==> flow/design.v <==
module mux4_1 #(parameter BIT_WIDTH = 32)
(
  input      [1:0]           sel,
  input      [BIT_WIDTH-1:0] in0,
  input      [BIT_WIDTH-1:0] in1,
  input      [BIT_WIDTH-1:0] in2,
  input      [BIT_WIDTH-1:0] in3,
  output reg [BIT_WIDTH-1:0] out 
);
always @(*) begin
  case (sel)
    2'b00: out = in0;
    2'b01: out = in1;
    2'b10: out = in2;
    2'b11: out = in3;
    default : out = 0;
  endcase
end
endmodule
module ALU(
  input  [31:0] a             ,   
  input  [31:0] b             ,   
  input  [3:0]  ALUSel        ,  
  output reg [31:0] alu_result,   
  output zero_flag             
  );
  parameter ALUadd  =  4'b0000;
  parameter ALUsub  =  4'b0001;
  parameter ALUsll  =  4'b0010;
  parameter ALUslt  =  4'b0011;
  parameter ALUsltu =  4'b0100;
  parameter ALUxor  =  4'b0101;
  parameter ALUsrl  =  4'b0110;
  parameter ALUsra  =  4'b0111;
  parameter ALUor   =  4'b1000;
  parameter ALUand  =  4'b1001;
  parameter ALUnop  =  4'b1111;
  assign zero_flag = (alu_result == 32'd0) ? 1'b1: 1'b0;
  always @(*)
    begin 
    case(ALUSel)
      ALUadd : alu_result = a + b;  
      ALUsub : alu_result = a - b;  
      ALUsll : alu_result = a << b[4:0];
      ALUslt : alu_result = $signed(a) < $signed(b);
      ALUsltu: alu_result = a < b;
      ALUxor : alu_result = a ^ b;
      ALUsrl : alu_result = a >> b[4:0];
      ALUsra : alu_result = ({32{a[31]}} << {6'd32 - {1'b0, a[4:0]}}) |
                (a >> b[4:0]);
      ALUor  : alu_result = a | b;
      ALUand : alu_result = a & b;
      ALUnop : alu_result = 0;
      default:alu_result = 0;  
    endcase
  end
endmodule
module Branch_Comparator
(
  input        BrUn    ,
  input  [31:0]ex_DataA,
  input  [31:0]ex_DataB,
  output  reg  BrEq    ,
  output  reg  BrLt     
);
always @(*) begin
  if (BrUn) begin
      BrEq = (ex_DataA == ex_DataB) ? 1'b1 : 1'b0;
      BrLt = (ex_DataA < ex_DataB) ? 1'b1 : 1'b0;
  end
  else begin
      BrEq = ($signed(ex_DataA) == $signed(ex_DataB)) ? 1'b1 : 1'b0;
      BrLt = ($signed(ex_DataA) <  $signed(ex_DataB)) ? 1'b1 : 1'b0;
  end
end
endmodule
module Imm_Gen (
  input     [31:0] inst       ,
  input     [2:0]  ImmSel     ,
  output reg[31:0] imm         
);
  always @(*) begin : proc_imm
    case (ImmSel)
      3'b000: imm = {{20{inst[31]}},inst[31:20]};
      3'b001: imm = {{20{inst[31]}},inst[31:25], inst[11:7]};
      3'b010: imm = {{20{inst[31]}}, inst[7], inst[30:25], inst[11:8], 1'b0};
      3'b011: imm = {{12{inst[31]}}, inst[19:12], inst[20], inst[30:21], 1'b0};
      3'b100: imm = {inst[31:12],12'b0};
      default : imm = 32'b0;
    endcase
  end
endmodule
module Control_Unit(
    input            clk    ,
    input            rst_n  ,
    input            BrEq   ,
    input            BrLT   ,
    input      [6:0] opcode ,
    input      [6:0] funct7 ,
    input      [2:0] funct3 ,
    output reg [2:0] ImmSel ,
    output reg [1:0] PCSel  ,
    output reg       BrUn   ,
    output reg       ASel   ,
    output reg       BSel   ,
    output reg       MemRW  ,
    output reg       RegWEn ,
    output reg [1:0] WBSel  ,
    output reg [3:0] ALUSel  
);
parameter ImmSelI = 3'b000;
parameter ImmSelS = 3'b001;
parameter ImmSelB = 3'b010;
parameter ImmSelJ = 3'b011;
parameter ImmSelU = 3'b100;
parameter ImmSelR = 3'b111;
parameter ALUadd  =  4'b0000;
parameter ALUsub  =  4'b0001;
parameter ALUsll  =  4'b0010;
parameter ALUslt  =  4'b0011;
parameter ALUsltu =  4'b0100;
parameter ALUxor  =  4'b0101;
parameter ALUsrl  =  4'b0110;
parameter ALUsra  =  4'b0111;
parameter ALUor   =  4'b1000;
parameter ALUand  =  4'b1001;
parameter ALUnop  =  4'b1111;
parameter NoP     = 7'b0000000;
parameter R       = 7'b0110011;
parameter addi    = 7'b0010011;
parameter lw      = 7'b0000011;
parameter sw      = 7'b0100011;
parameter SB      = 7'b1100011;
parameter jalr    = 7'b1100111;
parameter jal     = 7'b1101111;
parameter auipc   = 7'b0010111;
always @(*)
begin
    ImmSel      = ImmSelR;
    PCSel       = 0;
    BrUn        = 0;
    ASel        = 0;
    BSel        = 0;
    MemRW       = 0;
    RegWEn      = 0;
    WBSel       = 2'b00;
    ALUSel      = ALUnop;
    case(opcode)
    R:
        case(funct3)
        3'b000:
            case(funct7)
            7'b0000000:  
                begin
                    PCSel       = 0;  
                    ImmSel      = ImmSelR;
                    ASel        = 0;  
                    BSel        = 0;  
                    ALUSel      = ALUadd;
                    MemRW       = 0;  
                    RegWEn      = 1;
                    WBSel       = 2'b01;  
                end
            7'b0100000:  
                begin
                    PCSel       = 0;  
                    ImmSel      = ImmSelR;
                    ASel        = 0;  
                    BSel        = 0;  
                    ALUSel      = ALUsub;
                    MemRW       = 0;  
                    RegWEn      = 1;
                    WBSel       = 2'b01;  
                end
            endcase
        3'b001:  
            begin
                PCSel           = 0;  
                ImmSel          = ImmSelR;
                ASel            = 0;  
                BSel            = 0;  
                ALUSel          = ALUsll;
                MemRW           = 0; 
                RegWEn          = 1;
                WBSel           = 2'b01;  
            end
        3'b010:  
            begin
                PCSel           = 0;  
                ImmSel          = ImmSelR;
                ASel            = 0;  
                BSel            = 0;  
                ALUSel          = ALUslt;
                MemRW           = 0;  
                RegWEn          = 1;
                WBSel           = 2'b01;  
            end
        3'b011:  
            begin
                PCSel           = 0;  
                ImmSel          = ImmSelR;
                ASel            = 0;  
                BSel            = 0;  
                ALUSel          = ALUsltu;
                MemRW           = 0;  
                RegWEn          = 1;
                WBSel           = 2'b01;  
            end
        3'b100:  
            begin
                PCSel           = 0;  
                ImmSel          = ImmSelR;
                ASel            = 0;  
                BSel            = 0;  
                ALUSel          = ALUxor;
                MemRW           = 0;  
                RegWEn          = 1;
                WBSel           = 2'b01;  
            end
        3'b101:
            case(funct7)
            7'b0000000:  
                begin
                    PCSel       = 0;  
                    ImmSel      = ImmSelR;
                    ASel        = 0;  
                    BSel        = 0;  
                    ALUSel      = ALUsrl;
                    MemRW       = 0;  
                    RegWEn      = 1;
                    WBSel       = 2'b01;  
                end
            7'b0100000:  
                begin
                    PCSel       = 0;  
                    ImmSel      = ImmSelR;
                    ASel        = 0;  
                    BSel        = 0;  
                    ALUSel      = ALUsra;
                    MemRW       = 0;  
                    RegWEn      = 1;
                    WBSel       = 2'b01;  
                end
            endcase
        3'b110:  
            begin
                PCSel           = 0;  
                ImmSel          = ImmSelR;
                ASel            = 0;  
                BSel            = 0;  
                ALUSel          = ALUor;
                MemRW           = 0;  
                RegWEn          = 1;
                WBSel           = 2'b01;  
            end
        3'b111:  
            begin
                PCSel           = 0;  
                ImmSel          = ImmSelR;
                ASel            = 0;  
                BSel            = 0;  
                ALUSel          = ALUand;
                MemRW           = 0;  
                RegWEn          = 1;
                WBSel           = 2'b01;  
            end
        endcase
    addi:
        begin
            PCSel               = 0;  
            ImmSel              = ImmSelI;  
            ASel                = 0;  
            BSel                = 1;  
            ALUSel              = ALUadd;
            MemRW               = 0;  
            RegWEn              = 1;
            WBSel               = 2'b01;  
        end
    lw:
        begin
            PCSel               = 0;  
            ImmSel              = ImmSelI;  
            BrUn                = 1'b0;
            ASel                = 0;  
            BSel                = 1;  
            ALUSel              = ALUadd;
            MemRW               = 0;  
            RegWEn              = 1;
            WBSel               = 2'b00;  
            end
    sw:
        begin
            PCSel               = 0;  
            ImmSel              = ImmSelS;  
            BrUn                = 1'b0;
            ASel                = 0;  
            BSel                = 1;  
            ALUSel              = ALUadd;
            MemRW               = 1;  
            RegWEn              = 0;
            WBSel               = 2'b00;
            end
    SB:
        case(funct3)
        3'b000:  
            begin
                PCSel           = (BrEq) ? 1 : 0;  
                ImmSel          = ImmSelB;  
                ASel            = 1;  
                BSel            = 1;  
                ALUSel          = ALUadd;
                MemRW           = 0;  
                RegWEn          = 0;
                WBSel           = 2'b00;
            end
        3'b001:  
            begin
                PCSel           = (BrLT) ? 0 : 1;  
                ImmSel          = ImmSelB;  
                ASel            = 1;  
                BSel            = 1;  
                ALUSel          = ALUadd;
                MemRW           = 0;  
                RegWEn          = 0;
                WBSel           = 2'b00;
            end
        3'b100:  
            begin
                PCSel           = (BrLT) ? 1 : 0;  
                ImmSel          = ImmSelB;  
                BrUn            = 0;
                ASel            = 1;  
                BSel            = 1;  
                ALUSel          = ALUadd;
                MemRW           = 0; 
                RegWEn          = 0;
                WBSel           = 2'b00;
            end
        3'b101:  
            begin
                PCSel           = (BrLT) ? 1 : 0;  
                ImmSel          = ImmSelB;  
                BrUn            = 1;
                ASel            = 1;  
                BSel            = 1;  
                ALUSel          = ALUadd;
                MemRW           = 0;  
                RegWEn          = 0;
                WBSel           = 2'b00;
            end
        endcase
    jalr:
        begin
            PCSel               = 2;  
            ImmSel              = ImmSelI;  
            ASel                = 0;  
            BSel                = 1;  
            ALUSel              = ALUadd;
            MemRW               = 0;  
            RegWEn              = 1;
            WBSel               = 2'b10;  
        end
    jal:
        begin
            PCSel               = 2;  
            ImmSel              = ImmSelJ;  
            ASel                = 1;  
            BSel                = 1;  
            ALUSel              = ALUadd;
            MemRW               = 0;  
            RegWEn              = 1;
            WBSel               = 2'b10;  
        end
    auipc:
        begin
            PCSel               = 0;  
            ImmSel              = ImmSelU;  
            BrUn                = 1'b0;
            ASel                = 1;  
            BSel                = 1;  
            ALUSel              = ALUadd;
            MemRW               = 0;  
            RegWEn              = 1;
            WBSel               = 2'b01;  
        end
    default: ALUSel             = ALUnop;
    endcase
end
endmodule
module Forwarding_Unit(
      input  wire [4:0]  ex_rs1     ,
      input  wire [4:0]  ex_rs2     ,
      input  wire [4:0]  mem_rd     ,
      input  wire [4:0]  wb_rd      ,
      input              mem_RegWEn ,
      input              wb_RegWEn  ,
      input              mem_MemRW  ,
      output reg  [1:0]  ForwardASel,
      output reg  [1:0]  ForwardBSel 
  );
always @(*)
  begin
    if ((mem_RegWEn == 1)&&(mem_MemRW == 1)&&(mem_rd!=5'b00000)&&(mem_rd==ex_rs1))
      begin
        ForwardASel = 2'b10;
      end
    else
      begin
        ForwardASel = 2'b00;
      end
    if ((mem_RegWEn == 1)&&(mem_MemRW == 1)&&(mem_rd!= 5'b00000)&&(mem_rd==ex_rs2))
      begin
        ForwardBSel = 2'b10;
      end
    else
      begin
        ForwardBSel = 2'b00;
      end
    if ((wb_RegWEn == 1)&&(mem_MemRW == 0)&&(wb_rd!= 5'b00000)&&(wb_rd==ex_rs1))
      begin
        ForwardASel = 2'b01;
      end
    else
      begin
        ForwardASel = 2'b00;
      end
    if ((wb_RegWEn == 1)&&(mem_MemRW == 0)&&(wb_rd!= 5'b00000)&&(wb_rd==ex_rs2))
      begin
        ForwardBSel = 2'b01;
      end
    else
      begin
        ForwardBSel = 2'b00;
      end
  end
endmodule
module Hazard_Detection_Unit(
      input              clk            ,
      input              rst_n          ,
      input  wire[4:0]   id_rs1         ,
      input  wire[4:0]   id_rs2         ,
      input  wire[4:0]   ex_rd          ,
      input      [6:0]   opcode         ,
      input              ex_MemRW       ,
      output reg         PCWrite        ,
      output             Reg_IF_ID_Data  
);
parameter NoP     = 7'b0000000;
parameter R       = 7'b0110011;
parameter addi    = 7'b0010011;
parameter lw      = 7'b0000011;
parameter sw      = 7'b0100011;
parameter SB      = 7'b1100011;
parameter jalr    = 7'b1100111;
parameter jal     = 7'b1101111;
parameter auipc   = 7'b0010111;
  reg [1:0] cnt0    ;
  reg [1:0] cnt1    ;
  wire      cnt_en0 ;
  reg       cnt_en1 ;
  wire      PCWrite0;
  wire      PCWrite1;
  assign cnt_en0 = ((opcode == SB) || (opcode == jalr)) ? 1 : 0;
  assign PCWrite0= ((cnt0 == 1) || (cnt0 == 2)) ? 0 : 1;
  assign PCWrite1= (cnt1 == 1) ? 0 : 1;
  assign Reg_IF_ID_Data = ((cnt0 == 1) || (cnt0 == 2)) ? 0 : 1;
  always @(posedge clk or negedge rst_n) begin
    if(~rst_n) begin
      cnt0 <= 0;
    end else begin
      if (cnt_en0) begin
        if (cnt0 < 2) begin
          cnt0 <= cnt0 +1;
        end else cnt0 <= 0;
      end 
      else cnt0 <= 0;
    end
  end
  always @(posedge clk or negedge rst_n) begin
    if(~rst_n) begin
      cnt1 <= 0;
    end else begin
      if (cnt_en1) begin
        if (cnt1 < 1) begin
          cnt1 <= cnt1 +1;
        end else cnt1 <= 0;
      end 
      else cnt1 <= 0;
    end
  end
  always @(*) begin
    if((ex_MemRW == 0) && (ex_rd == id_rs1) && (ex_rd != 0)) begin
      cnt_en1          = 1;
    end
    else begin
      cnt_en1          = 0;
    end
    if((ex_MemRW == 0) && (ex_rd == id_rs2) && (ex_rd != 0)) begin
      cnt_en1          = 1;
    end
    else begin
      cnt_en1          = 0;
    end
  end
  always @(*) begin : proc_PCWrite
    if ((opcode == SB) || (opcode == jalr)) begin
      PCWrite = PCWrite0;
    end 
    else PCWrite = PCWrite1;
  end
endmodule
module Register_Array (
    input  wire               clk    ,
    input  wire               rst_n  ,
    input  wire               RegWEn ,
    input  wire [4:0]         AddrD  ,
    input  wire [31:0]        DataD  ,
    input  wire [4:0]         AddrA  ,
    output reg  [31:0]        DataA  ,
    input  wire [4:0]         AddrB  ,
    output reg  [31:0]        DataB   
);
    reg[31:0]  regs[0:31];
    always @ (posedge clk) begin
        if (!rst_n) begin
            regs[0]  <=0;
            regs [1] <=0;
            regs [2] <=0;
            regs [3] <=0;
            regs [4] <=0;
            regs [5] <=0;
            regs [6] <=0;
            regs [7] <=0;
            regs [8] <=0;
            regs [9] <=0;
            regs [10]<=0;
            regs [11]<=0;
            regs [12]<=0;
            regs [13]<=0;
            regs [14]<=0;
            regs [15]<=0;
            regs [16]<=0;
            regs [17]<=0;
            regs [18]<=0;
            regs [19]<=0;
            regs [20]<=0;
            regs [21]<=0;
            regs [22]<=0;
            regs [23]<=0;
            regs [24]<=0;
            regs [25]<=0;
            regs [26]<=0;
            regs [27]<=0;
            regs [28]<=0;
            regs [29]<=0;
            regs [30]<=0;
            regs [31]<=0;
        end
        else begin
            if (RegWEn && AddrD != 0) begin
                regs[AddrD] <= DataD;
            end
        end
    end
    always @ (*) begin
        if (!rst_n || AddrA == 0) begin
            DataA <= 0;
        end else if (!RegWEn && AddrA == AddrD) begin
            DataA <= DataD;
        end else begin
            DataA <= regs[AddrA];
        end
    end
    always @ (*) begin
        if (!rst_n || AddrB == 0) begin
            DataB <= 0;
        end else if (!RegWEn && AddrB == AddrD) begin
            DataB <= DataD;
        end else begin
            DataB <= regs[AddrB];
        end
    end
endmodule
module Reg_IF_ID (
  input  wire        clk    ,
  input  wire        rst_n  ,
  input  wire [31:0] if_pc  ,
  input  wire [31:0] if_inst,
  output reg  [31:0] id_pc  ,
  output reg  [31:0] id_inst 
);
  always @ (posedge clk or negedge rst_n) begin
    if (!rst_n) begin
      id_pc   <= 0;
      id_inst <= 0;
    end else begin
      id_pc   <= if_pc;
      id_inst <= if_inst;
    end
  end
endmodule  
module Reg_ID_EX (
  input  wire        clk        ,
  input  wire        rst_n      ,
  input  wire [31:0] id_inst    ,
  input  wire [31:0] id_pc      ,
  input  wire [31:0] id_DataA   ,
  input  wire [31:0] id_DataB   ,
  input  wire [4:0]  id_rd      ,
  input  wire [4:0]  id_rs1     ,
  input  wire [4:0]  id_rs2     ,
  input       [2:0]  id_ImmSel  ,
  input       [1:0]  id_PCSel   ,
  input              id_BrUn    ,
  input              id_ASel    ,
  input              id_BSel    ,
  input              id_MemRW   ,
  input              id_RegWEn  ,
  input       [1:0]  id_WBSel   ,
  input       [3:0]  id_ALUSel  ,
  input       [31:0] id_imm     ,
  output reg  [31:0] ex_inst    ,
  output reg  [31:0] ex_DataA   ,
  output reg  [31:0] ex_DataB   ,
  output reg  [31:0] ex_pc      ,
  output reg  [4:0]  ex_rd      ,
  output reg  [4:0]  ex_rs1     ,
  output reg  [4:0]  ex_rs2     ,
  output reg  [2:0]  ex_ImmSel  ,
  output reg  [31:0] ex_imm     ,
  output reg  [1:0]  ex_PCSel   ,
  output reg         ex_BrUn    ,
  output reg         ex_ASel    ,
  output reg         ex_BSel    ,
  output reg         ex_MemRW   ,
  output reg         ex_RegWEn  ,
  output reg  [1:0]  ex_WBSel   ,
  output reg  [3:0]  ex_ALUSel   
);
  always @ (posedge clk) begin
    if (!rst_n) begin
      ex_imm   <= 0;
      ex_inst  <= 0;
      ex_pc    <= 0;
      ex_DataA <= 0;
      ex_DataB <= 0;
      ex_PCSel <= 0;
      ex_BrUn  <= 0;
      ex_ASel  <= 0;
      ex_BSel  <= 0;
      ex_MemRW <= 0;
      ex_RegWEn<= 0;
      ex_rd    <= 0;
      ex_rs1   <= 0;
      ex_rs2   <= 0;
      ex_ALUSel<= 0;
      ex_ImmSel<= 0;
      ex_WBSel <= 0;
    end else if (1) begin
      ex_imm   <= id_imm   ;
      ex_inst  <= id_inst  ;
      ex_pc    <= id_pc    ;
      ex_DataA <= id_DataA ;
      ex_DataB <= id_DataB ;
      ex_PCSel <= id_PCSel ;
      ex_BrUn  <= id_BrUn  ;
      ex_ASel  <= id_ASel  ;
      ex_BSel  <= id_BSel  ;
      ex_MemRW <= id_MemRW ;
      ex_RegWEn<= id_RegWEn;
      ex_rd    <= id_rd    ;
      ex_rs1   <= id_rs1   ;
      ex_rs2   <= id_rs2   ;
      ex_ALUSel<= id_ALUSel;
      ex_ImmSel<= id_ImmSel;
      ex_WBSel <= id_WBSel ;
    end
  end
endmodule  
module Reg_EX_MEM (
  input  wire        clk        ,
  input  wire        rst_n      ,
  input  wire        ex_MemRW   ,
  input  wire        ex_RegWEn  ,
  input  wire [4:0]  ex_rd      ,
  input  wire [31:0] ex_pc      ,
  input  wire [31:0] ex_imm     ,
  input  wire [31:0] ex_DataB   ,
  input  wire [31:0] ex_ALU_out ,
  input  wire [1:0]  ex_WBSel   ,
  input  wire [4:0]  ex_rs2     ,
  output reg         mem_RegWEn ,
  output reg         mem_MemRW  ,
  output reg  [1:0]  mem_WBSel  ,
  output reg  [31:0] mem_imm    ,
  output reg  [4:0]  mem_rd     ,
  output reg  [4:0]  mem_rs2    ,
  output reg  [31:0] mem_ALU_out,
  output reg  [31:0] mem_DataB  ,
  output reg  [31:0] mem_pc      
);
  always @ (posedge clk) begin
    if (!rst_n) begin
      mem_RegWEn   <= 0;
      mem_pc       <= 0;
      mem_ALU_out  <= 0;
      mem_DataB    <= 0;
      mem_imm      <= 0;
      mem_MemRW    <= 0;
      mem_rd       <= 0;
      mem_WBSel    <= 0;
      mem_rs2      <= 0;
    end else if (1) begin
      mem_RegWEn   <= ex_RegWEn ;
      mem_pc       <= ex_pc     ;
      mem_ALU_out  <= ex_ALU_out;
      mem_DataB    <= ex_DataB  ;
      mem_imm      <= ex_imm    ;
      mem_MemRW    <= ex_MemRW  ;
      mem_rd       <= ex_rd     ;
      mem_WBSel    <= ex_WBSel  ;
      mem_rs2      <= ex_rs2    ;
    end
  end
endmodule  
module Reg_MEM_WB (
  input  wire        clk        ,
  input  wire        rst_n      ,
  input  wire        mem_RegWEn ,
  input  wire [4:0]  mem_rd     ,
  input  wire [31:0] mem_pc     ,
  input  wire [31:0] mem_imm    ,
  input  wire [31:0] mem_DataB  ,
  input  wire [31:0] mem_ALU_out,
  input  wire [31:0] mem_WBData ,
  output reg         wb_RegWEn  ,
  output reg  [31:0] wb_WBData  ,
  output reg  [4:0]  wb_rd      , 
  output reg  [31:0] wb_ALU_out , 
  output reg  [31:0] wb_DataB   , 
  output reg  [31:0] wb_pc      ,
  output reg  [31:0] wb_imm     
);
  always @ (posedge clk) begin
    if (!rst_n) begin
      wb_WBData   <= 0;
      wb_RegWEn   <= 0;
      wb_pc       <= 0;
      wb_ALU_out  <= 0;
      wb_DataB    <= 0;
      wb_imm      <= 0;
      wb_rd       <= 0;
    end
    else begin
      wb_WBData   <= mem_WBData ;
      wb_RegWEn   <= mem_RegWEn ;
      wb_pc       <= mem_pc     ;
      wb_ALU_out  <= mem_ALU_out;
      wb_DataB    <= mem_DataB  ;
      wb_imm      <= mem_imm    ;
      wb_rd       <= mem_rd     ;
    end
  end
endmodule  
module Reg_PC(
  input         clk             ,
  input         rst_n           ,
  input  [31:0] ALU_out         ,
  input  [31:0] jump_pc         ,
  input         PCWrite         , 
  input  [1:0]  PCSel           , 
  output [31:0] pc_next           
  );
  reg [31:0] pc_curr;
  wire[31:0] pc_plus_1;
  assign pc_plus_1 = pc_curr + 32'h0001;
  assign pc_next = PCWrite ? pc_curr : 0; 
  always @(posedge clk or negedge rst_n) begin : proc_pc
    if(~rst_n) begin
      pc_curr <= 0;
    end else begin
      if (PCWrite == 0) begin
        pc_curr <=  pc_curr;
      end
      else begin
        if (PCSel == 1) begin
          pc_curr <= ALU_out;
        end
        else begin
          if (PCSel == 0) begin
            pc_curr <= pc_plus_1;
          end
          else pc_curr <= jump_pc;
        end
      end
    end
  end
endmodule
module State_IF (
  input        clk         ,   
  input        rst_n       ,   
  input [31:0] ex_ALU_out  ,
  input        PCWrite     ,
  input [31:0] jump_pc     ,
  input [1:0]  PCSel       ,
  input [31:0] imem_rdata  ,
  output[31:0] instruction ,
  output[31:0] pc           
);
  wire [31:0] pc_next;
  assign pc = pc_next;
  Reg_PC Reg_PC_i
  (
  .clk         (clk        ),
  .rst_n       (rst_n      ),
  .ALU_out     (ex_ALU_out ),
  .jump_pc     (jump_pc    ),
  .PCWrite     (PCWrite    ),
  .PCSel       (PCSel      ),
  .pc_next     (pc_next    ) 
  );
  assign instruction = imem_rdata;
endmodule
module Execute_Unit(
  input        clk        ,
  input        rst_n      ,
  input        id_BrUn    ,
  input        id_ASel    ,
  input        id_BSel    ,
  input [31:0] ex_pc      ,
  input [31:0] mem_ALU_out,
  input [1:0]  ForwardASel, 
  input [1:0]  ForwardBSel, 
  input [31:0] ex_DataA   ,
  input [31:0] ex_DataB   ,
  input [31:0] imm        ,
  input [31:0] wb_WBData  ,
  input [3:0]  ex_ALUSel      ,
  output[31:0] ex_ALU_out     ,
  output       ex_BrEq        ,
  output       ex_BrLT        ,
  output[31:0] ex_ForwardDataB 
);
  wire [31:0] ALU_DataA   ;
  wire [31:0] ALU_DataB   ;
  wire [31:0] ForwardDataA;
  wire [31:0] ForwardDataB;
  wire zero_flag;
  assign ex_ForwardDataB = ForwardDataB;
  assign ALU_DataA = id_ASel ? ex_pc : ForwardDataA;
  assign ALU_DataB = id_BSel ? imm   : ForwardDataB;
  mux4_1 ForwardA_mux
  (
  .sel(ForwardASel ),
  .in0(ex_DataA    ),
  .in1(wb_WBData   ),
  .in2(mem_ALU_out ),
  .in3(32'd0       ),
  .out(ForwardDataA) 
  );
  mux4_1 ForwardB_mux
  (
  .sel(ForwardBSel ),
  .in0(ex_DataB    ),
  .in1(wb_WBData   ),
  .in2(mem_ALU_out ),
  .in3(32'd0       ),
  .out(ForwardDataB) 
  );
  Branch_Comparator Branch_Comparator_i
  (
  .BrUn       (id_BrUn    ),
  .ex_DataA   (ex_DataA   ),
  .ex_DataB   (ex_DataB   ),
  .BrEq       (ex_BrEq    ),
  .BrLt       (ex_BrLT    ) 
  );
  ALU ALU_Unit
  (
  .a          (ALU_DataA   ),
  .b          (ALU_DataB   ),
  .ALUSel     (ex_ALUSel   ),
  .alu_result (ex_ALU_out  ),
  .zero_flag  (zero_flag   ) 
  );
endmodule
module Risc_32_bit
(
  input         clk       ,
  input         rst_n     ,
  output [31:0] imem_addr ,
  input  [31:0] imem_rdata,
  output [31:0] dmem_addr ,
  output [31:0] dmem_wdata,
  output        dmem_we   ,
  input  [31:0] dmem_rdata
);
  parameter ImmSelI = 3'b000;
  parameter ImmSelS = 3'b001;
  parameter ImmSelB = 3'b010;
  parameter ImmSelJ = 3'b011;
  parameter ImmSelU = 3'b100;
  parameter ImmSelR = 3'b111;
  wire [31:0] if_inst;
  wire [31:0] if_pc  ;
  wire [31:0] id_pc    ;
  wire [6:0]  id_opcode;
  wire [31:0] id_inst  ;
  wire [4:0]  id_rd    ;
  wire [4:0]  id_rs1   ;
  wire [4:0]  id_rs2   ;
  wire [2:0]  id_funct3;
  wire [6:0]  id_funct7;
  wire [2:0]  id_ImmSel;
  wire [31:0] id_imm   ;
  wire [1:0]  id_PCSel ;
  wire        id_BrUn  ;
  wire        id_ASel  ;
  wire        id_BSel  ;
  wire        id_MemRW ;
  wire        id_RegWEn;
  wire [1:0]  id_WBSel ;
  wire [3:0]  id_ALUSel;
  wire [31:0] id_DataA ;
  wire [31:0] id_DataB ;
  wire [31:0] id_jump_pc;
  wire [31:0] ex_imm         ;
  wire        ex_we          ;
  wire [31:0] ex_DataA       ;
  wire [31:0] ex_DataB       ;
  wire [31:0] ex_pc          ;
  wire [4:0]  ex_rd          ;
  wire [4:0]  ex_rs1         ;
  wire [4:0]  ex_rs2         ;
  wire [2:0]  ex_ImmSel      ;
  wire        ex_BrEq        ;
  wire        ex_BrLT        ;
  wire [1:0]  ex_PCSel       ;
  wire        ex_BrUn        ;
  wire        ex_ASel        ;
  wire        ex_BSel        ;
  wire        ex_MemRW       ;
  wire        ex_RegWEn      ;
  wire [1:0]  ex_WBSel       ;
  wire [3:0]  ex_ALUSel      ;
  wire [31:0] ex_inst        ;
  wire [31:0] ex_ALU_out     ;
  wire [31:0] ex_ForwardDataB;
  wire        mem_RegWEn ;
  wire        mem_MemRW  ;
  wire [4:0]  mem_rd     ;
  wire [31:0] mem_imm    ;
  wire [31:0] mem_ALU_out;
  wire [31:0] mem_DataB  ;
  wire [31:0] mem_pc     ;
  wire [31:0] mem_WBData ;
  wire [1:0]  mem_WBSel  ;
  wire [4:0]  mem_rs2    ;
  wire        wb_RegWEn  ;
  wire [4:0]  wb_rd      ;
  wire [31:0] wb_ALU_out ;
  wire [31:0] wb_DataB   ;
  wire [31:0] wb_pc      ;
  wire [31:0] wb_WBData  ;
  wire [31:0] wb_imm     ;
  wire        PCWrite    ;
  wire        Reg_IF_ID_Data  ;
  wire [1:0]  ForwardASel;
  wire [1:0]  ForwardBSel;
  State_IF State_IF_if
  (
  .clk        (clk         ),
  .rst_n      (rst_n       ),
  .ex_ALU_out (ex_ALU_out  ),
  .PCWrite    (PCWrite     ),
  .jump_pc    (id_jump_pc  ),
  .PCSel      (id_PCSel    ),
  .imem_rdata (imem_rdata  ),
  .instruction(if_inst     ),
  .pc         (if_pc       ) 
  );
  assign imem_addr = if_pc;
  Reg_IF_ID Reg_IF_ID_i
  (
  .clk    (clk    ),
  .rst_n  (rst_n  ),
  .if_pc  (if_pc  ),
  .if_inst(if_inst),
  .id_pc  (id_pc  ),
  .id_inst(id_inst) 
  );
  assign id_opcode = id_inst[6:0];
  assign id_rd     = ((id_ImmSel != ImmSelS) || (id_ImmSel != ImmSelB)) ? id_inst[11:7] : 0;
  assign id_rs1    = ((id_ImmSel != ImmSelJ) || (id_ImmSel != ImmSelU)) ? id_inst[19:15]: 0;
  assign id_rs2    = ((id_ImmSel == ImmSelR) || (id_ImmSel == ImmSelB) || (id_ImmSel== ImmSelS)) ? id_inst[24:20] : 0; 
  assign id_funct3 = id_inst[14:12];
  assign id_funct7 = id_inst[31:25];
  assign id_jump_pc= (id_ImmSel == ImmSelB) ? (id_pc + id_imm) : 0;
  Control_Unit Control_Unit_i
  (
   .clk        (clk        ),
   .rst_n      (rst_n      ),
   .funct7     (id_funct7  ),
   .funct3     (id_funct3  ),
   .BrEq       (ex_BrEq    ),
   .BrLT       (ex_BrLT    ),
   .ImmSel     (id_ImmSel  ),
   .opcode     (id_opcode  ),
   .PCSel      (id_PCSel   ),
   .BrUn       (id_BrUn    ),
   .ASel       (id_ASel    ),
   .BSel       (id_BSel    ),
   .RegWEn     (id_RegWEn  ),
   .MemRW      (id_MemRW   ),
   .WBSel      (id_WBSel   ),
   .ALUSel     (id_ALUSel  ) 
  );
  Register_Array Register_Array_i
  (
  .clk          (clk       ),
  .rst_n        (rst_n     ),
  .RegWEn       (wb_RegWEn ),
  .AddrD        (wb_rd     ),
  .DataD        (wb_WBData ),
  .AddrA        (id_rs1    ),
  .AddrB        (id_rs2    ),
  .DataA        (id_DataA  ),
  .DataB        (id_DataB  ) 
  );
  Imm_Gen ImmGen_i
  (
  .inst       (id_inst    ),
  .ImmSel     (id_ImmSel  ),
  .imm        (id_imm     ) 
  );
  Reg_ID_EX Reg_ID_EX
  (
  .clk      (clk      ),
  .rst_n    (rst_n    ),
  .id_inst  (id_inst  ),
  .id_pc    (id_pc    ),
  .id_DataA (id_DataA ),
  .id_DataB (id_DataB ),
  .id_rd    (id_rd    ),
  .id_rs1   (id_rs1   ),
  .id_rs2   (id_rs2   ),
  .id_imm   (id_imm   ),
  .id_ImmSel(id_ImmSel),
  .id_PCSel (id_PCSel ),
  .id_BrUn  (id_BrUn  ),
  .id_ASel  (id_ASel  ),
  .id_BSel  (id_BSel  ),
  .id_MemRW (id_MemRW ),
  .id_RegWEn(id_RegWEn),
  .id_WBSel (id_WBSel ),
  .id_ALUSel(id_ALUSel),
  .ex_inst  (ex_inst  ),
  .ex_DataA (ex_DataA ),
  .ex_DataB (ex_DataB ),
  .ex_pc    (ex_pc    ),
  .ex_rd    (ex_rd    ),
  .ex_rs1   (ex_rs1   ),
  .ex_rs2   (ex_rs2   ),
  .ex_imm   (ex_imm   ),
  .ex_ImmSel(ex_ImmSel),
  .ex_PCSel (ex_PCSel ),
  .ex_BrUn  (ex_BrUn  ),
  .ex_ASel  (ex_ASel  ),
  .ex_BSel  (ex_BSel  ),
  .ex_MemRW (ex_MemRW ),
  .ex_RegWEn(ex_RegWEn),
  .ex_WBSel (ex_WBSel ),
  .ex_ALUSel(ex_ALUSel) 
  );
  Execute_Unit Execute_Unit_i
  (
  .clk            (clk            ),
  .rst_n          (rst_n          ),
  .id_BrUn        (ex_BrUn        ),
  .id_ASel        (ex_ASel        ),
  .id_BSel        (ex_BSel        ),
  .ex_pc          (ex_pc          ),
  .mem_ALU_out    (mem_ALU_out    ),
  .ForwardASel    (ForwardASel    ),
  .ForwardBSel    (ForwardBSel    ),
  .ex_DataA       (ex_DataA       ),
  .ex_DataB       (ex_DataB       ),
  .imm            (ex_imm         ),
  .wb_WBData      (wb_WBData      ),
  .ex_ALUSel      (ex_ALUSel      ),
  .ex_ALU_out     (ex_ALU_out     ),
  .ex_ForwardDataB(ex_ForwardDataB),
  .ex_BrEq        (ex_BrEq        ),
  .ex_BrLT        (ex_BrLT        ) 
  );
  Reg_EX_MEM Reg_EX_MEM
  (
  .clk        (clk        ),
  .rst_n      (rst_n      ),
  .ex_RegWEn  (ex_RegWEn  ),
  .ex_imm     (ex_imm     ),
  .ex_MemRW   (ex_MemRW   ),
  .ex_rd      (ex_rd      ),
  .ex_rs2     (ex_rs2     ),
  .ex_pc      (ex_pc      ),
  .ex_DataB   (ex_DataB   ),
  .ex_ALU_out (ex_ALU_out ),
  .ex_WBSel   (ex_WBSel   ),
  .mem_imm    (mem_imm    ),
  .mem_RegWEn (mem_RegWEn ),
  .mem_MemRW  (mem_MemRW  ),
  .mem_rd     (mem_rd     ),
  .mem_rs2    (mem_rs2    ),
  .mem_ALU_out(mem_ALU_out),
  .mem_DataB  (mem_DataB  ),
  .mem_pc     (mem_pc     ),
  .mem_WBSel  (mem_WBSel  ) 
  );
  wire [31:0] DataB_out;
  assign dmem_addr  = mem_ALU_out;
  assign dmem_wdata = ex_ForwardDataB;
  assign dmem_we    = mem_MemRW;
  assign DataB_out  = (mem_MemRW == 0) ? dmem_rdata : 32'd0;
  Reg_MEM_WB Reg_MEM_WB_i
  (
  .clk        (clk        ),
  .rst_n      (rst_n      ),
  .mem_RegWEn (mem_RegWEn ),
  .mem_rd     (mem_rd     ),
  .mem_pc     (mem_pc     ),
  .mem_imm    (mem_imm    ),
  .mem_WBData (mem_WBData ),
  .mem_DataB  (DataB_out  ),  
  .mem_ALU_out(mem_ALU_out),
  .wb_imm     (wb_imm     ),
  .wb_RegWEn  (wb_RegWEn  ),
  .wb_rd      (wb_rd      ),
  .wb_ALU_out (wb_ALU_out ),
  .wb_DataB   (wb_DataB   ),
  .wb_WBData  (wb_WBData  ),
  .wb_pc      (wb_pc      ) 
  );
  wire [31:0] mem_pc_plus_1 = mem_pc + 32'h0001;
  mux4_1 WBMux_i
  (
  .sel(mem_WBSel    ),
  .in0(DataB_out    ),
  .in1(mem_ALU_out  ),
  .in2(mem_pc_plus_1),
  .in3(32'd0        ),
  .out(mem_WBData    ) 
  );
  Hazard_Detection_Unit Hazard_Detection_Unit_i
  (
  .clk            (clk           ),
  .rst_n          (rst_n         ),
  .opcode         (id_opcode     ),
  .id_rs1         (id_rs1        ),
  .id_rs2         (id_rs2        ),
  .ex_rd          (ex_rd         ),
  .ex_MemRW       (ex_MemRW      ),
  .PCWrite        (PCWrite       ),
  .Reg_IF_ID_Data (Reg_IF_ID_Data) 
  );
  Forwarding_Unit Forwarding_Unit_i
  (
  .ex_rs1     (ex_rs1     ),
  .ex_rs2     (ex_rs2     ),
  .mem_rd     (mem_rd     ),
  .wb_rd      (wb_rd      ),
  .mem_RegWEn (mem_RegWEn ),
  .wb_RegWEn  (wb_RegWEn  ),
  .mem_MemRW  (mem_MemRW  ),
  .ForwardASel(ForwardASel),
  .ForwardBSel(ForwardBSel) 
  );
endmodule
Subject: tool reports on Risc_32_bit

Hi,

# From RTL to reports: Risc_32_bit

Module Risc_32_bit before and after one edit of its RTL, step after step.
Lines under "unedited" count in the file above, lines under "edited" in the edited file.
"change": "edited" minus "unedited" as printed here. "rel. change": 100 x difference / "unedited".
Operators: Yosys type, input widths -> output width; for muxes data width and select width s.
A cell with - has no value.

Top: Risc_32_bit
Clock port: clk
Cell library: sky130hd
Timing corner: tt_025C_1v80

# Diff

Unified diff, file above to edited file.
The edit is scripted: it alters the design's behaviour and was not made to optimise anything.

```diff
@@ -593,10 +593,9 @@
     if (!rst_n) begin
       id_pc   <= 0;
-      id_inst <= 0;
     end else begin
       id_pc   <= if_pc;
-      id_inst <= if_inst;
-    end
-  end
+    end
+  end
+  always @(*) id_inst = if_inst;
 endmodule  
 module Reg_ID_EX (
```

# Elaborated design

Source: Yosys, flattened and elaborated, memories not mapped. Widths are those after wreduce. Registers that Yosys merges into a memory's read port (data or address) are not register bits. Print and check cells do not count.
Memory sizes are those after Yosys's memory passes, which may raise the word count (mostly to a power of two), join words into wider ones and drop unused or constant bits.

Storage and ports:

| what                       | unedited | edited | change | rel. change (%) |
| output and inout port bits | 97       | 97     | 0      | 0.00 |
| cells after elaboration    | 220      | 219    | -1     | -0.45 |
| input bits                 | 66       | 66     | 0      | 0.00 |
| bits in registers          | 365      | 333    | -32    | -8.77 |
| memories kept              | 1        | 1      | 0      | 0.00 |
| bits in writable memories  | 1,024    | 1,024  | 0      | 0.00 |

Cells by class:

| what                             | unedited | edited | change | rel. change (%) |
| $lt $le $gt $ge                  | 6        | 6      | 0      | 0.00 |
| bitwise operators                | 7        | 7      | 0      | 0.00 |
| mux-type cells                   | 66       | 66     | 0      | 0.00 |
| add/sub/neg operators            | 8        | 8      | 0      | 0.00 |
| equal/unequal tests              | 54       | 54     | 0      | 0.00 |
| shifts and indexed selects       | 3        | 3      | 0      | 0.00 |
| reductions and logical operators | 47       | 47     | 0      | 0.00 |

Operators with widths:

| kind                  | unedited | edited | change | rel. change (%) |
| $mux 1                | 24       | 24     | 0      | 0.00 |
| $mux 32               | 11       | 11     | 0      | 0.00 |
| $logic_and 1x1->1     | 9        | 9      | 0      | 0.00 |
| $logic_or 1x1->1      | 8        | 8      | 0      | 0.00 |
| $reduce_or 2->1       | 8        | 8      | 0      | 0.00 |
| $eq 3x3->1 const B    | 6        | 6      | 0      | 0.00 |
| $eq 5x5->1            | 5        | 5      | 0      | 0.00 |
| $mux 2                | 5        | 5      | 0      | 0.00 |
| $eq 1x2->1 const B    | 4        | 4      | 0      | 0.00 |
| $eq 2x1->1 const B    | 4        | 4      | 0      | 0.00 |
| $eq 3x2->1 const B    | 4        | 4      | 0      | 0.00 |
| $eq 4x3->1 const B    | 4        | 4      | 0      | 0.00 |
| $logic_not 2->1       | 4        | 4      | 0      | 0.00 |
| $lt 32x32->1          | 4        | 4      | 0      | 0.00 |
| $mux 5                | 4        | 4      | 0      | 0.00 |
| $eq 2x2->1 const B    | 3        | 3      | 0      | 0.00 |
| $eq 7x6->1 const B    | 3        | 3      | 0      | 0.00 |
| $eq 7x7->1 const B    | 3        | 3      | 0      | 0.00 |
| $not 1->1             | 3        | 3      | 0      | 0.00 |
| $pmux 1 s2            | 3        | 3      | 0      | 0.00 |
| $pmux 2 s3            | 3        | 3      | 0      | 0.00 |
| $pmux 32 s4           | 3        | 3      | 0      | 0.00 |
| $add 2x1->2 const B   | 2        | 2      | 0      | 0.00 |
| $add 32x1->32 const B | 2        | 2      | 0      | 0.00 |
| $add 32x32->32        | 2        | 2      | 0      | 0.00 |
| $eq 1x1->1 const B    | 2        | 2      | 0      | 0.00 |
| $eq 3x1->1 const B    | 2        | 2      | 0      | 0.00 |
| $eq 32x32->1          | 2        | 2      | 0      | 0.00 |

The list need not be complete.

# Longest topological paths

Longest topological path by Yosys (ltp), each cell counted once; first at word level (registers and memories cut), then after technology mapping (sequential cells cut; the memories' decode and read muxes count).

Depth:

| what                          | unedited | edited | change | rel. change (%) |
| depth after elaboration       | 13       | 13     | 0      | 0.00 |
| ABC_AREA                      | 0        | 0      | -      | - |
| gate-level depth with buffers | 25       | 22     | -3     | -12.00 |
| mapped depth without buffers  | 20       | 19     | -1     | -5.00 |

# Mapped cells and area

The flow's flattened synthesis, as Yosys stat reports it; memories are mapped. The netlist is that of the ABC_AREA named above (0 if unset); the other value can give another one.

Cells by type:

| cell type                 | unedited | edited | change | rel. change (%) |
| sky130_fd_sc_hd__nand2_1  | 605      | 725    | +120   | +19.83 |
| sky130_fd_sc_hd__o221ai_1 | 136      | 22     | -114   | -83.82 |
| sky130_fd_sc_hd__a211oi_1 | 82       | 188    | +106   | +129.27 |
| sky130_fd_sc_hd__a221oi_1 | 32       | 118    | +86    | +268.75 |
| sky130_fd_sc_hd__mux2_2   | 148      | 71     | -77    | -52.03 |
| sky130_fd_sc_hd__and3_1   | 39       | 95     | +56    | +143.59 |
| sky130_fd_sc_hd__o21ai_0  | 201      | 147    | -54    | -26.87 |
| sky130_fd_sc_hd__a32oi_1  | 59       | 7      | -52    | -88.14 |
| sky130_fd_sc_hd__a21oi_1  | 259      | 310    | +51    | +19.69 |
| sky130_fd_sc_hd__and2_1   | 1,105    | 1,055  | -50    | -4.52 |
| sky130_fd_sc_hd__a311oi_1 | 85       | 130    | +45    | +52.94 |
| sky130_fd_sc_hd__o22ai_1  | 64       | 23     | -41    | -64.06 |
| sky130_fd_sc_hd__clkbuf_1 | 572      | 606    | +34    | +5.94 |
| sky130_fd_sc_hd__nand4_1  | 65       | 31     | -34    | -52.31 |
| sky130_fd_sc_hd__dfrtp_1  | 100      | 68     | -32    | -32.00 |
| sky130_fd_sc_hd__a32o_1   | 29       | 1      | -28    | -96.55 |
| sky130_fd_sc_hd__mux4_2   | 326      | 350    | +24    | +7.36 |
| sky130_fd_sc_hd__nor3_1   | 128      | 150    | +22    | +17.19 |

The list need not be complete.

Synthesis totals:

| what                              | unedited | edited   | change | rel. change (%) |
| flip-flop cells                   | 1,395    | 1,363    | -32    | -2.29 |
| sequential part of the area (µm²) | 38,677.1 | 37,876.3 | -800.8 | -2.07 |
| cell area after synthesis (µm²)   | 78,569.1 | 78,206.3 | -362.8 | -0.46 |
| cell count                        | 7,082    | 7,149    | +67    | +0.95 |
| buffer cells                      | 671      | 690      | +19    | +2.83 |

The figures by module come from a second, unflattened synthesis with its own total; it is not the netlist above.

Unflattened totals:

| what                               | unedited | edited   | change | rel. change (%) |
| cells (unflattened synthesis)      | 7,732    | 7,732    | 0      | 0.00 |
| area (unflattened synthesis) (µm²) | 92,032.0 | 91,471.5 | -560.5 | -0.61 |

Each row is one instance without its submodules.

Modules, unedited:

| module                | seq. area (µm²) | cells | instances | area (µm²) |
| Register_Array        | 30,749.5        | 3,869 | 1         | 55,066.6 |
| ALU                   | 0.0             | 1,425 | 1         | 10,057.1 |
| Reg_ID_EX             | 3,823.7         | 403   | 1         | 5,255.0 |
| Reg_MEM_WB            | 3,323.2         | 350   | 1         | 4,546.9 |
| Reg_EX_MEM            | 2,842.7         | 299   | 1         | 3,862.5 |
| Risc_32_bit           | 0.0             | 449   | 1         | 2,956.6 |
| Reg_PC                | 800.8           | 325   | 1         | 2,561.2 |
| mux4_1                | 0.0             | 39    | 3         | 814.5 |
| Reg_IF_ID             | 1,601.5         | 64    | 1         | 1,601.5 |
| Execute_Unit          | 0.0             | 73    | 1         | 1,092.3 |
| Branch_Comparator     | 0.0             | 114   | 1         | 808.3 |
| Control_Unit          | 0.0             | 84    | 1         | 571.8 |
| Imm_Gen               | 0.0             | 73    | 1         | 494.2 |
| Hazard_Detection_Unit | 100.1           | 35    | 1         | 322.8 |

unedited: Modules not listed: 2.

Modules, edited:

| module                | seq. area (µm²) | cells | instances | area (µm²) |
| Register_Array        | 30,749.5        | 3,869 | 1         | 55,066.6 |
| ALU                   | 0.0             | 1,425 | 1         | 10,057.1 |
| Reg_ID_EX             | 3,823.7         | 403   | 1         | 5,255.0 |
| Reg_MEM_WB            | 3,323.2         | 350   | 1         | 4,546.9 |
| Reg_EX_MEM            | 2,842.7         | 299   | 1         | 3,862.5 |
| Risc_32_bit           | 0.0             | 449   | 1         | 2,956.6 |
| Reg_PC                | 800.8           | 325   | 1         | 2,561.2 |
| mux4_1                | 0.0             | 39    | 3         | 814.5 |
| Execute_Unit          | 0.0             | 73    | 1         | 1,092.3 |
| Reg_IF_ID             | 800.8           | 64    | 1         | 1,041.0 |
| Branch_Comparator     | 0.0             | 114   | 1         | 808.3 |
| Control_Unit          | 0.0             | 84    | 1         | 571.8 |
| Imm_Gen               | 0.0             | 73    | 1         | 494.2 |
| Hazard_Detection_Unit | 100.1           | 35    | 1         | 322.8 |

edited: Modules not listed: 2.

# Timing after synthesis

Source: OpenSTA report_checks on the synthesized netlist (no wires, ideal clock, input and output delay 20% of the period each), path of least setup slack; recovery checks are left aside. Register names are those of the netlist, which keeps one name where synthesis merged equal registers.

Timing post-synthesis:

| what                                | unedited                             | edited                               | change | rel. change (%) |
| kind                                | register to register                 | register to register                 | -      | - |
| from                                | reg Reg_MEM_WB_i.wb_rd[3]            | reg Reg_MEM_WB_i.wb_rd[3]            | -      | - |
| to                                  | reg State_IF_if.Reg_PC_i.pc_curr[29] | reg State_IF_if.Reg_PC_i.pc_curr[31] | -      | - |
| required time (ns)                  | 8.382                                | 8.355                                | -0.027 | -0.32 |
| buffers on the path                 | 4                                    | 3                                    | -1     | -25.00 |
| setup time (ns)                     | 0.118                                | 0.145                                | +0.027 | - |
| arrival time (ns)                   | 5.785                                | 5.602                                | -0.183 | -3.16 |
| stages                              | 22                                   | 20                                   | -2     | -9.09 |
| period (ns)                         | 8.5                                  | 8.5                                  | 0.0    | 0.00 |
| time at the first pin (ns)          | 0.000                                | 0.000                                | 0.000  | - |
| delay of the path (ns)              | 5.903                                | 5.747                                | -0.156 | -2.64 |
| setup slack (ns)                    | 2.597                                | 2.753                                | +0.156 | - |
| period reached after synthesis (ns) | 5.903                                | 5.747                                | -0.156 | -2.64 |

"delay of the path" is the arrival time less input delay plus setup time.
"stages": output pins that drive a net of the path, with the launching flip-flop's if there is one; two outputs of one cell count as two.
"period reached after synthesis" is the clock period less the worst setup slack; recovery checks do not enter. This is arithmetic on one report: input and output delays are still those of the set period (20% each).
At most two assigning lines are given for a register; there are more.

On the way, post-synthesis, unedited:
Cell sequence: sky130_fd_sc_hd__dfxtp_1 sky130_fd_sc_hd__or3_1 sky130_fd_sc_hd__buf_2 sky130_fd_sc_hd__o311a_1 sky130_fd_sc_hd__nand2_1 sky130_fd_sc_hd__clkbuf_1 sky130_fd_sc_hd__buf_1 sky130_fd_sc_hd__mux2_2 sky130_fd_sc_hd__mux2_2 sky130_fd_sc_hd__ha_1 sky130_fd_sc_hd__clkbuf_1 sky130_fd_sc_hd__or4_1 sky130_fd_sc_hd__nor4_1 sky130_fd_sc_hd__nand2_1 sky130_fd_sc_hd__o31a_1 sky130_fd_sc_hd__o211ai_1 sky130_fd_sc_hd__a311oi_1 sky130_fd_sc_hd__o31a_1 sky130_fd_sc_hd__o31ai_1 sky130_fd_sc_hd__mux2i_1 sky130_fd_sc_hd__or4_1 sky130_fd_sc_hd__a21o_1
Elaborated cells between the ends (all ways): 32
Those cells by class: add/sub (3); eq/ne (8); shift (3); mux (8); logic (4); reduce/logical (6)

Ends and longest elaborated chain, post-synthesis, unedited:

| what          | line | source |
| from (decl)   | 738  | `output reg  [4:0]  wb_rd      ,` |
| from (assign) | 752  | `wb_rd       <= 0;` |
| from (assign) | 761  | `wb_rd       <= mem_rd     ;` |
| to (assign)   | 783  | `pc_curr <=  pc_curr;` |
| to (assign)   | 787  | `pc_curr <= ALU_out;` |
| to (decl)     | 774  | `reg [31:0] pc_curr;` |

unedited: Chain of elaborated cells between the ends: none given.
Nets of the timed path that keep an RTL name, with a line that drives or declares them; the list need not be complete.

Named nets, post-synthesis, unedited:

| signal         | line | source |
| dmem_wdata[16] | 11   | `case (sel)` |

On the way, post-synthesis, edited:
Cell sequence: sky130_fd_sc_hd__dfxtp_1 sky130_fd_sc_hd__or3_1 sky130_fd_sc_hd__buf_2 sky130_fd_sc_hd__o311a_1 sky130_fd_sc_hd__nand2_1 sky130_fd_sc_hd__clkbuf_1 sky130_fd_sc_hd__mux2_2 sky130_fd_sc_hd__mux2_2 sky130_fd_sc_hd__ha_1 sky130_fd_sc_hd__clkbuf_1 sky130_fd_sc_hd__nor4_1 sky130_fd_sc_hd__nand3_1 sky130_fd_sc_hd__a2111o_1 sky130_fd_sc_hd__a2111o_1 sky130_fd_sc_hd__a31oi_1 sky130_fd_sc_hd__a211oi_1 sky130_fd_sc_hd__xnor2_1 sky130_fd_sc_hd__a2111o_1 sky130_fd_sc_hd__nor3_2 sky130_fd_sc_hd__o221ai_1
Elaborated cells between the ends (all ways): 32
Those cells by class: add/sub (3); eq/ne (8); shift (3); mux (8); logic (4); reduce/logical (6)

Ends and longest elaborated chain, post-synthesis, edited:

| what          | line | source |
| from (decl)   | 737  | `output reg  [4:0]  wb_rd      ,` |
| from (assign) | 751  | `wb_rd       <= 0;` |
| from (assign) | 760  | `wb_rd       <= mem_rd     ;` |
| to (assign)   | 782  | `pc_curr <=  pc_curr;` |
| to (assign)   | 786  | `pc_curr <= ALU_out;` |
| to (decl)     | 773  | `reg [31:0] pc_curr;` |

edited: Chain of elaborated cells between the ends: none given.

Named nets, post-synthesis, edited:

| signal         | line | source |
| dmem_wdata[15] | 11   | `case (sel)` |

# Timing after layout

From the final timing report of the runs of pair 1: the path of least setup slack in the routed layout; clock arrival at registers is part of the times.

Timing post-layout:

| what                       | unedited                             | edited                               | change | rel. change (%) |
| kind                       | register to register                 | register to register                 | -      | - |
| from                       | reg Reg_MEM_WB_i.wb_rd[0]            | reg Reg_MEM_WB_i.wb_rd[3]            | -      | - |
| to                         | reg State_IF_if.Reg_PC_i.pc_curr[22] | reg State_IF_if.Reg_PC_i.pc_curr[31] | -      | - |
| buffers on the path        | 2                                    | 2                                    | 0      | 0.00 |
| stages                     | 19                                   | 19                                   | 0      | 0.00 |
| time at the first pin (ns) | 0.81                                 | 0.83                                 | +0.02  | +2.47 |
| period (ns)                | 7.85                                 | 7.85                                 | 0.00   | 0.00 |
| required time (ns)         | 8.49                                 | 8.51                                 | +0.02  | +0.24 |
| setup time (ns)            | 0.15                                 | 0.15                                 | 0.00   | - |
| setup slack (ns)           | 0.65                                 | 1.03                                 | +0.38  | - |
| arrival time (ns)          | 7.84                                 | 7.48                                 | -0.36  | -4.59 |

The rows between start and end are the longest chain of elaborated cells between them; the timing report does not say that the signal goes this way. Where chains are equally long, one stands for them.
Each line given opens the expression or statement behind the cell; cells for indexed reads and writes are added by Yosys, which also makes memories of some case tables.
At most two assigning lines are given for a register; there are more.

On the way, post-layout, unedited:
Cell sequence: sky130_fd_sc_hd__dfxtp_1 sky130_fd_sc_hd__xnor2_1 sky130_fd_sc_hd__o311a_1 sky130_fd_sc_hd__nand2_1 sky130_fd_sc_hd__buf_4 sky130_fd_sc_hd__buf_4 sky130_fd_sc_hd__o311ai_2 sky130_fd_sc_hd__ha_1 sky130_fd_sc_hd__o21a_1 sky130_fd_sc_hd__o31a_1 sky130_fd_sc_hd__a2bb2oi_1 sky130_fd_sc_hd__a21oi_1 sky130_fd_sc_hd__o21ai_0 sky130_fd_sc_hd__a21o_1 sky130_fd_sc_hd__a21oi_1 sky130_fd_sc_hd__or3_1 sky130_fd_sc_hd__a221oi_1 sky130_fd_sc_hd__nor3b_1 sky130_fd_sc_hd__o221ai_1
Length of the longest elaborated chain: 12
Elaborated cells between the ends (all ways): 32
Those cells by class: add/sub (3); eq/ne (8); shift (3); mux (8); logic (4); reduce/logical (6)

Ends and longest elaborated chain, post-layout, unedited:

| what                           | line | source |
| from (decl)                    | 738  | `output reg  [4:0]  wb_rd      ,` |
| from (assign)                  | 752  | `wb_rd       <= 0;` |
| from (assign)                  | 761  | `wb_rd       <= mem_rd     ;` |
| $reduce_bool 5->1              | 419  | `if ((wb_RegWEn == 1)&&(mem_MemRW == 0)&&(wb_rd!= 5'b00000)&&(wb_rd==ex_rs1))` |
| $logic_and 1x1->1 (2 in a row) | 419  |  |
| $mux 1                         | 419  |  |
| $eq 1x2->1                     | 11   | `case (sel)` |
| $pmux 32 s4                    | 11   |  |
| $mux 32                        | 850  | `assign ALU_DataA = id_ASel ? ex_pc : ForwardDataA;` |
| $sub 6x5->6                    | 49   | `ALUsra : alu_result = ({32{a[31]}} << {6'd32 - {1'b0, a[4:0]}}) \|` |
| $shl 32x6->32                  | 49   |  |
| $or 32x32->32                  | 49   |  |
| $pmux 32 s10                   | 41   | `case(ALUSel)` |
| $mux 32                        | 786  | `if (PCSel == 1) begin` |
| to (assign)                    | 783  | `pc_curr <=  pc_curr;` |
| to (assign)                    | 787  | `pc_curr <= ALU_out;` |
| to (decl)                      | 774  | `reg [31:0] pc_curr;` |

On the way, post-layout, edited:
Cell sequence: sky130_fd_sc_hd__dfxtp_1 sky130_fd_sc_hd__or3_1 sky130_fd_sc_hd__buf_4 sky130_fd_sc_hd__o311ai_2 sky130_fd_sc_hd__nor2_2 sky130_fd_sc_hd__buf_4 sky130_fd_sc_hd__o311a_1 sky130_fd_sc_hd__inv_1 sky130_fd_sc_hd__ha_1 sky130_fd_sc_hd__nor4_1 sky130_fd_sc_hd__nand3_1 sky130_fd_sc_hd__a2111o_1 sky130_fd_sc_hd__a2111o_1 sky130_fd_sc_hd__a31oi_1 sky130_fd_sc_hd__a211oi_1 sky130_fd_sc_hd__xnor2_1 sky130_fd_sc_hd__a2111o_1 sky130_fd_sc_hd__nor3_2 sky130_fd_sc_hd__o221ai_1
Length of the longest elaborated chain: 12
Elaborated cells between the ends (all ways): 32
Those cells by class: add/sub (3); eq/ne (8); shift (3); mux (8); logic (4); reduce/logical (6)

Ends and longest elaborated chain, post-layout, edited:

| what                           | line | source |
| from (decl)                    | 737  | `output reg  [4:0]  wb_rd      ,` |
| from (assign)                  | 751  | `wb_rd       <= 0;` |
| from (assign)                  | 760  | `wb_rd       <= mem_rd     ;` |
| $reduce_bool 5->1              | 419  | `if ((wb_RegWEn == 1)&&(mem_MemRW == 0)&&(wb_rd!= 5'b00000)&&(wb_rd==ex_rs1))` |
| $logic_and 1x1->1 (2 in a row) | 419  |  |
| $mux 1                         | 419  |  |
| $eq 1x2->1                     | 11   | `case (sel)` |
| $pmux 32 s4                    | 11   |  |
| $mux 32                        | 849  | `assign ALU_DataA = id_ASel ? ex_pc : ForwardDataA;` |
| $sub 6x5->6                    | 49   | `ALUsra : alu_result = ({32{a[31]}} << {6'd32 - {1'b0, a[4:0]}}) \|` |
| $shl 32x6->32                  | 49   |  |
| $or 32x32->32                  | 49   |  |
| $pmux 32 s10                   | 41   | `case(ALUSel)` |
| $mux 32                        | 785  | `if (PCSel == 1) begin` |
| to (assign)                    | 782  | `pc_curr <=  pc_curr;` |
| to (assign)                    | 786  | `pc_curr <= ALU_out;` |
| to (decl)                      | 773  | `reg [31:0] pc_curr;` |

# Layout results

Runs of the flow (Yosys, OpenROAD) on both versions; the two runs of a pair have the same settings. The constraints put input and output delay at 20% of the set period each and load the outputs with 0.01 pF.

Flow settings, pair 1:
CORE_UTILIZATION: 40
period_ns: 7.85
CAP_MARGIN: 20
CORE_MARGIN: 2
SLEW_MARGIN: 20

Final reports, pair 1:

| what                                    | unedited  | edited    | change | rel. change (%) |
| chip area after synthesis (Yosys) (µm²) | 78,569.1  | 78,206.3  | -362.8 | -0.46 |
| period reached (ns)                     | 7.199     | 6.823     | -0.376 | -5.22 |
| setup slack of the worst path (ns)      | 0.651     | 1.027     | +0.376 | - |
| utilization                             | 0.456     | 0.453     | -0.003 | - |
| full die area (µm²)                     | 199,983.0 | 199,068.0 | -915.0 | -0.46 |
| total power after layout (uW)           | 19,193    | 19,509    | +316   | +1.65 |

Flow settings, pair 2:
ABC_AREA: 0
CELL_PAD_IN_SITES_DETAIL_PLACEMENT: 1
CORE_ASPECT_RATIO: 0.74
CORE_MARGIN: 7
CORE_UTILIZATION: 40
CTS_CLUSTER_DIAMETER: 81
CTS_CLUSTER_SIZE: 86
PLACE_DENSITY_LB_ADDON: 0.29
SETUP_SLACK_MARGIN: 1.17
period_ns: 4.79
CAP_MARGIN: 20
SLEW_MARGIN: 20

Final reports, pair 2:

| what                                    | unedited  | edited    | change | rel. change (%) |
| chip area after synthesis (Yosys) (µm²) | 78,569.1  | 78,206.3  | -362.8 | -0.46 |
| period reached (ns)                     | 5.672     | 5.423     | -0.249 | -4.39 |
| setup slack of the worst path (ns)      | -0.882    | -0.633    | +0.249 | - |
| utilization                             | 0.489     | 0.487     | -0.002 | - |
| full die area (µm²)                     | 209,168.0 | 208,233.0 | -935.0 | -0.45 |
| total power after layout (uW)           | 28,718    | 29,329    | +611   | +2.13 |

"period reached" = clock period - worst setup slack. The figure is calculated, with input and output delays left at 20% of the set period.
"total power after layout" is the tool's figure for a default switching activity; nothing was simulated.

Regards
